==> flow/design.v <==
`timescale 1ns / 1ps
`default_nettype none
module counterModN #(
    parameter X = 5,   
    parameter N = 20   
) (
    input wire clk,       
    input wire ce,        
    input wire en,        
    input wire reset,     
    output reg [X-1:0] count  
);
    always @(posedge clk) begin
        if (reset) begin
            count <= 0;
        end else if (ce && en) begin
            if (count == N - 1) begin
                count <= 0;
            end else begin
                count <= count + 1;
            end
        end
    end
endmodule
`timescale 1ns / 1ps
`default_nettype none
module clockDivider #(
    parameter N = 500_000   
)(
    input wire clk,        
    input wire en,         
    input wire rst,        
    output reg clk_out,    
    output wire tick       
);
    wire [31:0] count;     
    counterModN #(.X(32), .N(N)) counterMod (
        .clk(clk),
        .ce(1'b1),
        .reset(rst),
        .en(en),
        .count(count)
    );
    assign tick = (count == N - 1) && !clk_out;
    always @(posedge clk) begin
        if (rst) begin
            clk_out <= 1'b0;
        end else if (count == N - 1) begin
            clk_out <= ~clk_out;
        end
    end
endmodule
`timescale 1ns / 1ps
`default_nettype none
module debouncer(
    input wire clk,        
    input wire ce,         
    input wire rst,        
    input wire in,         
    output wire out         
);
    reg q1, q2, q3;
    always @(posedge clk) begin
        if (rst) begin
            q1 <= 1'b0;
            q2 <= 1'b0;
            q3 <= 1'b0;
        end else if (ce) begin
            q1 <= in;
            q2 <= q1;
            q3 <= q2;
        end 
    end
    assign out = (rst == 1'b1) ? 1'b0 : (q1 & q2 & q3);
endmodule
`timescale 1ns / 1ps
`default_nettype none
module synchronizer(
    input wire clk,       
    input wire ce,        
    input wire rst,       
    input wire in,        
    output wire out       
);
    reg q1, q2;
    always @(posedge clk) begin
        if (rst) begin
            q1 <= 1'b0;
            q2 <= 1'b0;
        end else if (ce) begin
            q1 <= in;
            q2 <= q1;
        end
    end
    assign out = (rst) ? 1'b0 : q2;
endmodule
`timescale 1ns / 1ps
`default_nettype none
module shift_left_register(
    input wire        clk,     
    input wire        ce,      
    input wire        rst,     
    input wire        load,    
    input wire        en,      
    input wire [7:0]  Num,     
    output reg [15:0] Out      
);
    integer i;
    always @(posedge clk) begin
        if (rst) begin
            Out <= 16'b0;
        end else if (ce) begin
            if (load) begin
                Out <= {8'b0, Num};
            end else if (en) begin
                for (i = 15; i > 0; i = i - 1) begin
                    Out[i] <= Out[i - 1];
                end
                Out[0] <= 1'b0;
            end
        end
    end
endmodule
`timescale 1ns / 1ps
`default_nettype none
module shift_right_register(
    input wire clk,          
    input wire ce,           
    input wire rst,          
    input wire load,         
    input wire en,           
    input wire [7:0] Num,    
    output reg [7:0] Out     
);
    integer i;
    always @(posedge clk) begin
        if (rst) begin
            Out <= 8'b0;
        end else if (ce) begin
            if (load) begin
                Out <= Num;   
            end else if (en) begin
                for (i = 7; i > 0; i = i - 1) begin
                    Out[i - 1] <= Out[i];
                end
                Out[7] <= 1'b0;   
            end
        end
    end
endmodule
`timescale 1ns / 1ps
`default_nettype none
module CU(
    input wire b0,        
    input wire z,         
    input wire load,      
    output wire Psel,     
    output wire EP,       
    output wire EA,       
    output wire EB,       
    output wire LA,       
    output wire LB,       
    output wire RstP      
);
    assign Psel = b0;
    assign EP = (b0 & ~load);
    assign EA = (~z | load);
    assign EB = (~z | load);
    assign LA = load;
    assign LB = load;
    assign RstP = load;
endmodule
`timescale 1ns / 1ps
`default_nettype none
module BCD #(
    parameter W = 18   
)(
    input wire [W-1:0] bin,            
    output reg [W+(W-4)/3:0] bcd       
);
    integer i, j;
    always @(bin) begin
        for (i = 0; i <= W + (W-4)/3; i = i + 1) begin
            bcd[i] = 1'b0;
        end
        bcd[W-1:0] = bin;
        for (i = 0; i <= W - 4; i = i + 1) begin
            for (j = 0; j <= i / 3; j = j + 1) begin
                if (bcd[W - i + 4*j -: 4] > 4) begin                   
                    bcd[W - i + 4*j -: 4] = bcd[W - i + 4*j -: 4] + 4'd3;
                end
            end
        end
    end
endmodule
`timescale 1ns / 1ps
`default_nettype none
module seven_seg_decoder(
    input wire en,           
    input wire [3:0] num,    
    output reg [6:0] seg     
);
    always @ (num or en) begin
        if (en) begin
            case(num)
                4'd0: seg = 7'b1000000;   
                4'd1: seg = 7'b1111001;   
                4'd2: seg = 7'b0100100;   
                4'd3: seg = 7'b0110000;   
                4'd4: seg = 7'b0011001;   
                4'd5: seg = 7'b0010010;   
                4'd6: seg = 7'b0000010;   
                4'd7: seg = 7'b1111000;   
                4'd8: seg = 7'b0000000;   
                4'd9: seg = 7'b0010000;   
                default: seg = 7'b1111111;  
            endcase
        end else begin
            seg = 7'b1111111;   
        end
    end
endmodule
`timescale 1ns / 1ps
`default_nettype none
module seven_segment_scroller #(
    parameter DIV = 250000            
)(
    input wire clk,                   
    input wire reset,                 
    input wire button_left,           
    input wire button_right,          
    input wire [19:0] product,        
    input wire sign,                  
    output reg [6:0] seg,             
    output reg [3:0] an               
);
    wire slow_tick;                            
    wire slow_level;
    wire [1:0] switch_position;                
    wire debounced_button_left, debounced_button_right;
    wire final_button_left, final_button_right;
    wire [6:0] segment_internal[4:0];          
    reg [2:0] digit_selection;        
    clockDivider #(DIV) clk_divider (
        .clk(clk),
        .en(1'b1),
        .rst(reset),
        .clk_out(slow_level),
        .tick(slow_tick)
    );
    counterModN #(.X(2), .N(4)) position_counter (
        .clk(clk),
        .ce(slow_tick),
        .reset(reset),
        .en(1'b1),
        .count(switch_position)
    );
    debouncer btn_debouncer_left (
        .clk(clk),
        .ce(slow_tick),
        .rst(reset),
        .in(button_left),
        .out(debounced_button_left)
    );
    synchronizer btn_synchronizer_left (
        .clk(clk),
        .ce(slow_tick),
        .rst(reset),
        .in(debounced_button_left),
        .out(final_button_left)
    );
    debouncer btn_debouncer_right (
        .clk(clk),
        .ce(slow_tick),
        .rst(reset),
        .in(button_right),
        .out(debounced_button_right)
    );
    synchronizer btn_synchronizer_right (
        .clk(clk),
        .ce(slow_tick),
        .rst(reset),
        .in(debounced_button_right),
        .out(final_button_right)
    );
    reg button_right_old, button_left_old;
    reg button_right_raise, button_left_raise;  
    always @(posedge clk) begin
        if (reset) begin
            digit_selection <= 3'b000;
            button_right_old <= 0;
            button_left_old <= 0;
            button_right_raise <= 0;
            button_left_raise <= 0;
        end else if (slow_tick) begin
            button_right_raise <= (button_right_old != final_button_right && final_button_right == 1'b1);
            button_left_raise <= (button_left_old != final_button_left && final_button_left == 1'b1);
            button_right_old <= final_button_right;
            button_left_old <= final_button_left;
            if (button_right_raise) begin
                if (digit_selection > 0) begin
                    digit_selection <= digit_selection - 1;
                end
                button_right_raise <= 0;
            end
            if (button_left_raise) begin
                if (digit_selection < 2) begin
                    digit_selection <= digit_selection + 1;
                end
                button_left_raise <= 0;
            end
        end
    end
    seven_seg_decoder decoder_digit_0 (.en(1'b1), .num(product[3:0]), .seg(segment_internal[0]));
    seven_seg_decoder decoder_digit_1 (.en(1'b1), .num(product[7:4]), .seg(segment_internal[1]));
    seven_seg_decoder decoder_digit_2 (.en(1'b1), .num(product[11:8]), .seg(segment_internal[2]));
    seven_seg_decoder decoder_digit_3 (.en(1'b1), .num(product[15:12]), .seg(segment_internal[3]));
    seven_seg_decoder decoder_digit_4 (.en(1'b1), .num(product[19:16]), .seg(segment_internal[4]));
    always @(*) begin
        case (switch_position)
            2'b00: begin
                an = 4'b1110;
                seg = segment_internal[digit_selection];
            end
            2'b01: begin
                an = 4'b1101;
                seg = segment_internal[digit_selection + 1];
            end
            2'b10: begin
                an = 4'b1011;
                seg = segment_internal[digit_selection + 2];
            end
            2'b11: begin
                an = 4'b0111;
                if (sign == 1)
                    seg = 7'b0111111; 
                else
                    seg = 7'b1111111;
            end
            default: begin
                an = 4'b1111;
                seg = 7'b0000000;
            end
        endcase
    end
endmodule
`timescale 1ns / 1ps
`default_nettype none
module main #(
    parameter MAIN_DIV = 8,      
    parameter SCAN_DIV = 4       
)(
    input wire clk,
    input wire rst,    
    input wire btnC,   
    input wire btnL,   
    input wire btnR,   
    input wire [7:0] num1,   
    input wire [7:0] num2,   
    output wire [6:0] seg,            
    output wire [3:0] an,              
    output wire multiplicationFinished    
);
    wire dividedClock;   
    wire dividedTick;    
    clockDivider #(MAIN_DIV) clockDiv(
        .clk(clk),
        .rst(rst),
        .en(1'b1),
        .clk_out(dividedClock),
        .tick(dividedTick)
    );
    wire [7:0] num1Complement, num2Complement;
    wire [7:0] multiplier, multiplicand;
    wire [7:0] multiplicandShifted;
    wire [15:0] multiplierShifted;
    reg  [15:0] productReg;
    reg signReg;
    wire tempSign;
    wire [19:0] bcdOutput;
    wire [15:0] tempOutput;
    assign num1Complement = ~num1 + 1'b1;
    assign num2Complement = ~num2 + 1'b1;
    assign multiplier = (num1[7] == 1) ? num1Complement : num1;
    assign multiplicand = (num2[7] == 1) ? num2Complement : num2;
    wire enableDebounce, enableSync;
    debouncer debounceInst(
        .clk(clk),
        .ce(dividedTick),
        .rst(rst),
        .in(btnC),
        .out(enableDebounce)
    );
    synchronizer syncInst(
        .clk(clk),
        .ce(dividedTick),
        .rst(rst),
        .in(enableDebounce),
        .out(enableSync)
    );
    wire Psel, EP, EA, EB, LA, LB, RstP;
    shift_right_register shiftRightReg(
        .clk(clk),
        .ce(dividedTick),
        .rst(rst),
        .load(LB),
        .en(EB),
        .Num(multiplicand),
        .Out(multiplicandShifted)
    );
    shift_left_register shiftLeftReg(
        .clk(clk),
        .ce(dividedTick),
        .rst(rst),
        .load(LA),
        .en(EA),
        .Num(multiplier),
        .Out(multiplierShifted)
    );
    CU controlUnit(
        .b0(multiplicandShifted[0]),
        .z(multiplicationFinished),  
        .load(enableSync),
        .Psel(Psel),
        .EP(EP),
        .EA(EA),
        .EB(EB),
        .LA(LA),
        .LB(LB),
        .RstP(RstP)
    );
    assign multiplicationFinished = ~(multiplicandShifted[0] | multiplicandShifted[1] | multiplicandShifted[2] | multiplicandShifted[3] | multiplicandShifted[4] | multiplicandShifted[5] | multiplicandShifted[6] | multiplicandShifted[7]);
    always @(posedge clk) begin
        if (rst) begin
            productReg <= 16'b0;
            signReg <= 1'b0;
        end else if (!dividedTick) begin
            productReg <= productReg;
        end else if (RstP == 1) begin
            productReg <= 16'b0;
            signReg <= (num1[7] ^ num2[7]) && num1 != 0 && num2 != 0;
        end else if (EP == 1) begin
            productReg <= (Psel == 1) ? productReg + multiplierShifted : productReg;
        end else begin
            productReg <= productReg;
        end
    end
    assign tempOutput = productReg;
    assign tempSign = signReg;
    BCD #(16) bcdConverter(
        .bin(tempOutput),
        .bcd(bcdOutput)
    );
    seven_segment_scroller #(SCAN_DIV) sevenSegScroller(
        .clk(clk),
        .reset(rst | RstP),
        .button_left(btnL),
        .button_right(btnR),
        .product(bcdOutput),
        .sign(tempSign),
        .seg(seg),
        .an(an)
    );
endmodule
# ---- From RTL to reports: main
# Each step is given for the RTL above and for the edited RTL.
# "before" refers to lines of the RTL above, "after" to lines of the edited file.
# "change" is "after" less "before", of the values as shown; "rel_change_pct" is that difference over "before", in percent.
# Operators carry their Yosys type and port widths (W data, S select, Z words).
# Library cell names are shortened.
# The mark n/a stands for no value.
dict set report design {
  top {main}
  clk_port {clk}
  lib {sky130hd}
  pvt_corner {tt_025C_1v80}
}

# ---- The edit
# The edit as a unified diff against the file above.
# The edit is scripted: it alters the design's behaviour and was not made to optimise anything.
# begin of diff
@@ -187,5 +187,5 @@
         for (i = 0; i <= W - 4; i = i + 1) begin
             for (j = 0; j <= i / 3; j = j + 1) begin
-                if (bcd[W - i + 4*j -: 4] > 4) begin                   
+                if (bcd[W - i + 4*j -: 4] <= 4) begin                   
                     bcd[W - i + 4*j -: 4] = bcd[W - i + 4*j -: 4] + 4'd3;
                 end
# end of diff

# ---- Word-level counts
# Counts by Yosys on the flattened word-level netlist (proc, flatten, opt, wreduce; memories kept). Register bits leave out memories and registers merged into their read ports (data or address). Print and check cells are left out. Cells with the same type and inputs are merged into one.
# Yosys's memory passes give these memory sizes; they may raise the number of words (mostly to a power of two), join words into wider ones and drop unused or constant bits.
# element before after change rel_change_pct
set bits {}
lappend bits {reg_bits 131 131 0 0.00}
lappend bits {latchBits 0 0 0 n/a}
lappend bits {ram_bits 0 0 0 n/a}
lappend bits {rom_bits 560 560 0 0.00}
lappend bits {clocked_rd_ports_x_width 0 0 0 n/a}
lappend bits {mem_count 5 5 0 0.00}
lappend bits {in_bits 21 21 0 0.00}
lappend bits {out_inout_bits 12 12 0 0.00}
lappend bits {wordCells 304 304 0 0.00}
# element before after
set memory_table {}
lappend memory_table {memory_list {16 x 7 bit 1R0W; 16 x 7 bit 1R0W; 16 x 7 bit 1R0W; 16 x 7 bit 1R0W; 16 x 7 bit 1R0W} {16 x 7 bit 1R0W; 16 x 7 bit 1R0W; 16 x 7 bit 1R0W; 16 x 7 bit 1R0W; 16 x 7 bit 1R0W}}
# element before after change rel_change_pct
set classes {}
lappend classes {n_addsub 44 44 0 0.00}
lappend classes {mul 0 0 0 n/a}
lappend classes {div_mod_pow 0 0 0 n/a}
lappend classes {compare 37 37 0 0.00}
lappend classes {eq_ne 19 19 0 0.00}
lappend classes {shift 0 0 0 n/a}
lappend classes {n_mux 103 103 0 0.00}
lappend classes {logic 23 23 0 0.00}
lappend classes {reduce_and_logical 22 22 0 0.00}
# op before after change rel_change_pct
set ops {}
lappend ops {{$gt A4 B3 Y1 const B} 30 0 -30 -100.00}
lappend ops {{$le A4 B3 Y1 const B} 0 30 30 n/a}
lappend ops {{$gt A3 B3 Y1 const B} 5 0 -5 -100.00}
lappend ops {{$le A3 B3 Y1 const B} 0 5 5 n/a}
lappend ops {{$mux W1} 52 52 0 0.00}
lappend ops {{$mux W4} 34 34 0 0.00}
lappend ops {{$add A4 B2 Y4 const B} 30 30 0 0.00}
lappend ops {{$or A1 B1 Y1} 9 9 0 0.00}
lappend ops {{$and A1 B1 Y1} 7 7 0 0.00}
lappend ops {{$eq A3 B2 Y1 const B} 6 6 0 0.00}
lappend ops {{$logic_and A1 B1 Y1} 6 6 0 0.00}
lappend ops {{$mux W3} 5 5 0 0.00}
lappend ops {{$add A3 B2 Y4 const B} 4 4 0 0.00}
lappend ops {{$not A1 Y1} 4 4 0 0.00}
lappend ops {{$eq A3 B1 Y1 const B} 3 3 0 0.00}
lappend ops {{$eq A3 B3 Y1 const B} 3 3 0 0.00}
lappend ops {{$logic_not A3 Y1} 3 3 0 0.00}
lappend ops {{$mux W16} 3 3 0 0.00}
lappend ops {{$pmux W7 S5} 3 3 0 0.00}
lappend ops {{$reduce_bool A2 Y1} 3 3 0 0.00}
lappend ops {{$add A3 B2 Y3 const B} 2 2 0 0.00}
lappend ops {{$add A32 B1 Y32 const B} 2 2 0 0.00}
lappend ops {{$add A8 B1 Y8 const B} 2 2 0 0.00}
lappend ops {{$eq A2 B2 Y1 const B} 2 2 0 0.00}
lappend ops {{$logic_not A1 Y1} 2 2 0 0.00}
lappend ops {{$mux W8} 2 2 0 0.00}
lappend ops {{$ne A1 B1 Y1} 2 2 0 0.00}
lappend ops {{$not A8 Y8} 2 2 0 0.00}
# Not every row of either side is listed.

# ---- Depth
# Depth = most cells in a row (Yosys ltp): at word level without a register or memory, in the mapped netlist without a sequential cell, where the memories' decode and read muxes count.
# element before after change rel_change_pct
set logic_depth {}
lappend logic_depth {ltp_word 26 26 0 0.00}
lappend logic_depth {ABC_AREA 1 1 n/a n/a}
lappend logic_depth {mapped_depth 84 77 -7 -8.33}
lappend logic_depth {mapped_depth_nobuf 84 77 -7 -8.33}

# ---- Synthesis result
# Source: synth_stat.txt of the flow (Yosys; design flattened, memories mapped). It holds for the ABC_AREA given above (unset counts as 0); a run with the other value may have another netlist.
# type before after change rel_change_pct
set by_type {}
lappend by_type {nand2_1 578 392 -186 -32.18}
lappend by_type {nand3_1 240 161 -79 -32.92}
lappend by_type {a21oi_1 65 99 34 52.31}
lappend by_type {nand2_2 70 52 -18 -25.71}
lappend by_type {o2111ai_1 0 18 18 n/a}
lappend by_type {nor2_1 179 163 -16 -8.94}
lappend by_type {nor4_1 23 37 14 60.87}
lappend by_type {xor2_1 15 29 14 93.33}
lappend by_type {ha_1 98 111 13 13.27}
lappend by_type {inv_2 35 23 -12 -34.29}
lappend by_type {inv_1 306 296 -10 -3.27}
lappend by_type {nand2_4 9 19 10 111.11}
lappend by_type {nand3_2 24 15 -9 -37.50}
lappend by_type {o21ai_0 76 71 -5 -6.58}
lappend by_type {clkinv_1 9 4 -5 -55.56}
lappend by_type {buf_2 4 0 -4 -100.00}
lappend by_type {nor3_1 37 40 3 8.11}
lappend by_type {xnor2_1 10 13 3 30.00}
# Not every row of either side is listed.
# element before after change rel_change_pct
set synth_totals {}
lappend synth_totals {stdcells 2103 1862 -241 -11.46}
lappend synth_totals {synth_area_mm2 0.0126634 0.011999 -0.0006644 -5.25}
lappend synth_totals {seqArea_mm2 0.0026225 0.0026225 0.0000000 0.00}
lappend synth_totals {flip_flops 131 131 0 0.00}
lappend synth_totals {n_buf 27 23 -4 -14.81}

# ---- Worst setup path after synthesis
# OpenSTA on the mapped netlist: ideal clock, no wires. The path of least setup slack (recovery checks aside). Input and output delay are each 20% of the period. Register names are those of the netlist, which keeps one name where synthesis merged equal registers.
# element before after change rel_change_pct
set synth_path {}
lappend synth_path {path_kind reg2out reg2out n/a n/a}
lappend synth_path {from {reg (no name shown)} {reg (no name shown)} n/a n/a}
lappend synth_path {to {out seg[0]} {out seg[3]} n/a n/a}
lappend synth_path {tclk_ps 20000 20000 0 0.00}
lappend synth_path {output_delay_ps 4000 4000 0 0.00}
lappend synth_path {t_first_pin_ps 0 0 0 n/a}
lappend synth_path {arrival_time_ps 7626 9175 1549 20.31}
lappend synth_path {required_ps 16000 16000 0 0.00}
lappend synth_path {path_slack_ps 8374 6825 -1549 n/a}
lappend synth_path {path_delay_ps 7626 9175 1549 20.31}
lappend synth_path {stages 82 74 -8 -9.76}
lappend synth_path {n_path_buf 0 0 0 n/a}
lappend synth_path {period_less_setup_slack_ps 11626 13175 1549 13.32}
# "path_delay_ps" = arrival - input delay + setup time.
# A path that ends at an output port has no setup time.
# "stages" counts driving pins, that of a launching flip-flop among them; a cell with two outputs on the path counts twice.
# "period_less_setup_slack_ps" = period - worst setup slack (recovery checks aside). The figure is calculated, with input and output delays left at 20% of the set period.
# The rows between start and end are the longest chain of elaborated cells between them; the timing report does not say that the signal goes this way. Where chains are equally long, one stands for them.
# A line is the first line of the expression or statement that the cell stems from. Yosys adds cells for indexed reads and writes and turns some case tables into memories.
# A memory read counts as a cell of the chain, while the word-level depth stops at memories.
dict set report synth_via_before {
  cell_sequence {dfxtp_1 > clkinv_1 > ha_1 > inv_1 > ha_1 > inv_2 > nand2_1 > nand3_2 > inv_2 > nand2_1 > nand2_1 > nand3_1 > nand3_1 > nand2_2 > nand2_2 > nand2_4 > nand2_4 > nand2_2 > [... 46 more ...] > inv_1 > ha_1 > inv_1 > nand2_1 > nand2_2 > xor2_2 > inv_1 > ha_1 > nand2_1 > nand2_1 > nand2_1 > nand2_1 > o21ai_0 > inv_1 > nand2_1 > nand3_1 > nand2_1 > nand2_1}
  elab_chain_len 29
  cone_cells 114
  lines_between 7
  classes_between {add/sub (35); compare (35); mux (39); memory (5)}
}
# element line_no
set synth_rtl_before {}
lappend synth_rtl_before {{from (decl)} 377}
lappend synth_rtl_before {{from (assign)} 438}
lappend synth_rtl_before {{from (assign)} 443}
lappend synth_rtl_before {{$gt A3 B3 Y1} 189} ;# if (bcd[W - i + 4*j -: 4] > 4) begin
lappend synth_rtl_before {{$mux W4} 189}
lappend synth_rtl_before {{$gt A4 B3 Y1} 189}
lappend synth_rtl_before {{$mux W4} 189}
lappend synth_rtl_before {{$gt A4 B3 Y1} 189}
lappend synth_rtl_before {{$mux W4} 189}
lappend synth_rtl_before {{$gt A4 B3 Y1} 189}
lappend synth_rtl_before {{[... 15 more ...]} n/a}
lappend synth_rtl_before {{$add A4 B2 Y4} 190} ;# bcd[W - i + 4*j -: 4] = bcd[W - i + 4*j -: 4] + 4'd3;
lappend synth_rtl_before {{$mux W4} 189}
lappend synth_rtl_before {{$add A4 B2 Y4} 190}
lappend synth_rtl_before {{$mux W4} 189}
lappend synth_rtl_before {{$mem_v2 Z16 W7} 205} ;# case(num)
lappend synth_rtl_before {{$pmux W7 S5} 331} ;# seg = segment_internal[digit_selection + 2];
lappend synth_rtl_before {{$pmux W7 S4} 320} ;# case (switch_position)
lappend synth_rtl_before {{to (decl)} 360} ;# output wire [6:0] seg,
dict set report synth_via_after {
  cell_sequence {dfxtp_1 > inv_1 > ha_1 > inv_1 > ha_1 > nand2_2 > nand3_2 > nand2_2 > o21ai_4 > inv_2 > nor2_1 > inv_1 > ha_1 > inv_1 > nand2_4 > nand2_1 > inv_1 > ha_1 > [... 38 more ...] > xor2_2 > ha_1 > inv_1 > nand3_2 > nand2_2 > nand2_1 > nand2_2 > inv_1 > ha_1 > nand2_1 > nand2_1 > nand2_1 > nand3_1 > a21oi_1 > nand2_1 > nand3_1 > nand2_1 > nand2_1}
  elab_chain_len 29
  cone_cells 114
  lines_between 7
  classes_between {add/sub (35); compare (35); mux (39); memory (5)}
}
# element line_no
set synth_rtl_after {}
lappend synth_rtl_after {{from (decl)} 377}
lappend synth_rtl_after {{from (assign)} 438}
lappend synth_rtl_after {{from (assign)} 443}
lappend synth_rtl_after {{$add A3 B2 Y4} 190} ;# bcd[W - i + 4*j -: 4] = bcd[W - i + 4*j -: 4] + 4'd3;
lappend synth_rtl_after {{$mux W4} 189} ;# if (bcd[W - i + 4*j -: 4] <= 4) begin
lappend synth_rtl_after {{$le A4 B3 Y1} 189}
lappend synth_rtl_after {{$mux W4} 189}
lappend synth_rtl_after {{$le A4 B3 Y1} 189}
lappend synth_rtl_after {{$mux W4} 189}
lappend synth_rtl_after {{$le A4 B3 Y1} 189}
lappend synth_rtl_after {{[... 15 more ...]} n/a}
lappend synth_rtl_after {{$add A4 B2 Y4} 190}
lappend synth_rtl_after {{$mux W4} 189}
lappend synth_rtl_after {{$add A4 B2 Y4} 190}
lappend synth_rtl_after {{$mux W4} 189}
lappend synth_rtl_after {{$mem_v2 Z16 W7} 205} ;# case(num)
lappend synth_rtl_after {{$pmux W7 S5} 331} ;# seg = segment_internal[digit_selection + 2];
lappend synth_rtl_after {{$pmux W7 S4} 320} ;# case (switch_position)
lappend synth_rtl_after {{to (decl)} 360} ;# output wire [6:0] seg,

# ---- Path in the finished layout
# Path of least setup slack in the final report of each run of pair A (OpenROAD, finished layout, wires in). Where an end is a register, its clock arrival counts in the times.
# The report prints the path's times to 10 ps; the period is as set.
# element before after change rel_change_pct
set layout_path {}
lappend layout_path {path_kind reg2out reg2out n/a n/a}
lappend layout_path {from {reg (no name shown)} {reg (no name shown)} n/a n/a}
lappend layout_path {to {out seg[0]} {out seg[3]} n/a n/a}
lappend layout_path {tclk_ps 13900 13900 0 0.00}
lappend layout_path {output_delay_ps 2780 2780 0 0.00}
lappend layout_path {t_first_pin_ps 410 430 20 4.88}
lappend layout_path {arrival_time_ps 9630 10150 520 5.40}
lappend layout_path {required_ps 11120 11120 0 0.00}
lappend layout_path {path_slack_ps 1490 970 -520 n/a}
lappend layout_path {stages 71 78 7 9.86}
lappend layout_path {n_path_buf 1 1 0 0.00}
# The rows between start and end are the longest chain of elaborated cells between them; the timing report does not say that the signal goes this way. Where chains are equally long, one stands for them.
# A memory read counts as a cell of the chain, while the word-level depth stops at memories.
dict set report layout_via_before {
  cell_sequence {dfxtp_1 > clkinv_1 > ha_1 > inv_1 > ha_1 > nand2_1 > nand3_1 > nand2_1 > a21oi_1 > nand2_2 > nand2_1 > nand3_1 > nand2_2 > nand2_4 > nand3_1 > nand2_1 > nand2_1 > nand3_1 > [... 35 more ...] > inv_1 > nand3_1 > nand3_1 > nand2_1 > ha_1 > inv_1 > nand3_4 > o21ai_1 > inv_1 > ha_1 > nand3b_1 > nand3_1 > nand2_1 > nand2_1 > nand4_1 > o21ai_0 > nand2_1 > clkdlybuf4s50_1}
  elab_chain_len 29
  cone_cells 114
  lines_between 7
  classes_between {add/sub (35); compare (35); mux (39); memory (5)}
}
# element line_no
set layout_rtl_before {}
lappend layout_rtl_before {{from (decl)} 377}
lappend layout_rtl_before {{from (assign)} 438}
lappend layout_rtl_before {{from (assign)} 443}
lappend layout_rtl_before {{$gt A3 B3 Y1} 189} ;# if (bcd[W - i + 4*j -: 4] > 4) begin
lappend layout_rtl_before {{$mux W4} 189}
lappend layout_rtl_before {{$gt A4 B3 Y1} 189}
lappend layout_rtl_before {{$mux W4} 189}
lappend layout_rtl_before {{$gt A4 B3 Y1} 189}
lappend layout_rtl_before {{$mux W4} 189}
lappend layout_rtl_before {{$gt A4 B3 Y1} 189}
lappend layout_rtl_before {{[... 15 more ...]} n/a}
lappend layout_rtl_before {{$add A4 B2 Y4} 190} ;# bcd[W - i + 4*j -: 4] = bcd[W - i + 4*j -: 4] + 4'd3;
lappend layout_rtl_before {{$mux W4} 189}
lappend layout_rtl_before {{$add A4 B2 Y4} 190}
lappend layout_rtl_before {{$mux W4} 189}
lappend layout_rtl_before {{$mem_v2 Z16 W7} 205} ;# case(num)
lappend layout_rtl_before {{$pmux W7 S5} 331} ;# seg = segment_internal[digit_selection + 2];
lappend layout_rtl_before {{$pmux W7 S4} 320} ;# case (switch_position)
lappend layout_rtl_before {{to (decl)} 360} ;# output wire [6:0] seg,
dict set report layout_via_after {
  cell_sequence {dfxtp_2 > inv_1 > ha_2 > inv_1 > ha_4 > inv_2 > nand2_2 > nand3_2 > clkinv_1 > nand2_1 > nand2_1 > o22ai_4 > inv_2 > nor2_4 > inv_1 > ha_1 > inv_1 > nand2_4 > [... 42 more ...] > ha_1 > inv_1 > nand3_2 > nand2_2 > nand2_1 > nand2_4 > inv_1 > ha_1 > nand2_1 > nand2_1 > nand2_1 > nand3_1 > a21oi_1 > nand2_1 > nand3_1 > nand2_1 > nand2_1 > clkdlybuf4s50_1}
  elab_chain_len 29
  cone_cells 114
  lines_between 7
  classes_between {add/sub (35); compare (35); mux (39); memory (5)}
}
# element line_no
set layout_rtl_after {}
lappend layout_rtl_after {{from (decl)} 377}
lappend layout_rtl_after {{from (assign)} 438}
lappend layout_rtl_after {{from (assign)} 443}
lappend layout_rtl_after {{$add A3 B2 Y4} 190} ;# bcd[W - i + 4*j -: 4] = bcd[W - i + 4*j -: 4] + 4'd3;
lappend layout_rtl_after {{$mux W4} 189} ;# if (bcd[W - i + 4*j -: 4] <= 4) begin
lappend layout_rtl_after {{$le A4 B3 Y1} 189}
lappend layout_rtl_after {{$mux W4} 189}
lappend layout_rtl_after {{$le A4 B3 Y1} 189}
lappend layout_rtl_after {{$mux W4} 189}
lappend layout_rtl_after {{$le A4 B3 Y1} 189}
lappend layout_rtl_after {{[... 15 more ...]} n/a}
lappend layout_rtl_after {{$add A4 B2 Y4} 190}
lappend layout_rtl_after {{$mux W4} 189}
lappend layout_rtl_after {{$add A4 B2 Y4} 190}
lappend layout_rtl_after {{$mux W4} 189}
lappend layout_rtl_after {{$mem_v2 Z16 W7} 205} ;# case(num)
lappend layout_rtl_after {{$pmux W7 S5} 331} ;# seg = segment_internal[digit_selection + 2];
lappend layout_rtl_after {{$pmux W7 S4} 320} ;# case (switch_position)
lappend layout_rtl_after {{to (decl)} 360} ;# output wire [6:0] seg,

# ---- Measured runs
# Runs of the flow (Yosys, OpenROAD) on both versions; the two runs of a pair have the same settings. The constraints put input and output delay at 20% of the set period each and load the outputs with 0.01 pF.
dict set report settings_pair_A {
  ABC_AREA 1
  CORE_UTILIZATION 40
  PLACE_DENSITY 0.6
  period_ns 13.9
  CAP_MARGIN 20
  CORE_MARGIN 2
  SLEW_MARGIN 20
}
# element before after change rel_change_pct
set results_pair_A {}
lappend results_pair_A {yosys_chip_area_mm2 0.0126634 0.011999 -0.0006644 -5.25}
lappend results_pair_A {final_die_area_mm2 0.0330985 0.0313981 -0.0017004 -5.14}
lappend results_pair_A {final_cell_area_mm2 0.0140297 0.0135818 -0.0004479 -3.19}
lappend results_pair_A {util_pct 44.7 45.9 1.2 n/a}
lappend results_pair_A {ws_setup_ps 1492 969 -523 n/a}
lappend results_pair_A {setup_tns_ps 0 0 0 n/a}
lappend results_pair_A {ws_hold_ps 445 451 6 n/a}
lappend results_pair_A {totalPower_w 0.0009115 0.0009087 -0.0000028 -0.31}
dict set report settings_pair_B {
  ABC_AREA 0
  CAP_MARGIN 40
  CORE_UTILIZATION 29
  CTS_CLUSTER_DIAMETER 33
  GPL_ROUTABILITY_DRIVEN 1
  PLACE_DENSITY_LB_ADDON 0.17
  SLEW_MARGIN 15
  period_ns 9.49
  CORE_MARGIN 2
}
# element before after change rel_change_pct
set results_pair_B {}
lappend results_pair_B {yosys_chip_area_mm2 0.015147 0.0115261 -0.0036209 -23.91}
lappend results_pair_B {final_die_area_mm2 0.0540749 0.0413553 -0.0127196 -23.52}
lappend results_pair_B {final_cell_area_mm2 0.0226154 0.015884 -0.0067314 -29.76}
lappend results_pair_B {util_pct 43.9 40.3 -3.6 n/a}
lappend results_pair_B {ws_setup_ps -2812 -2256 556 n/a}
lappend results_pair_B {setup_tns_ps -18717 -14530 4187 n/a}
lappend results_pair_B {ws_hold_ps 440 446 6 n/a}
lappend results_pair_B {totalPower_w 0.001336 0.001277 -0.000059 -4.42}
# "totalPower_w" rests on the timing tool's default activity at the inputs, not on a simulated workload.
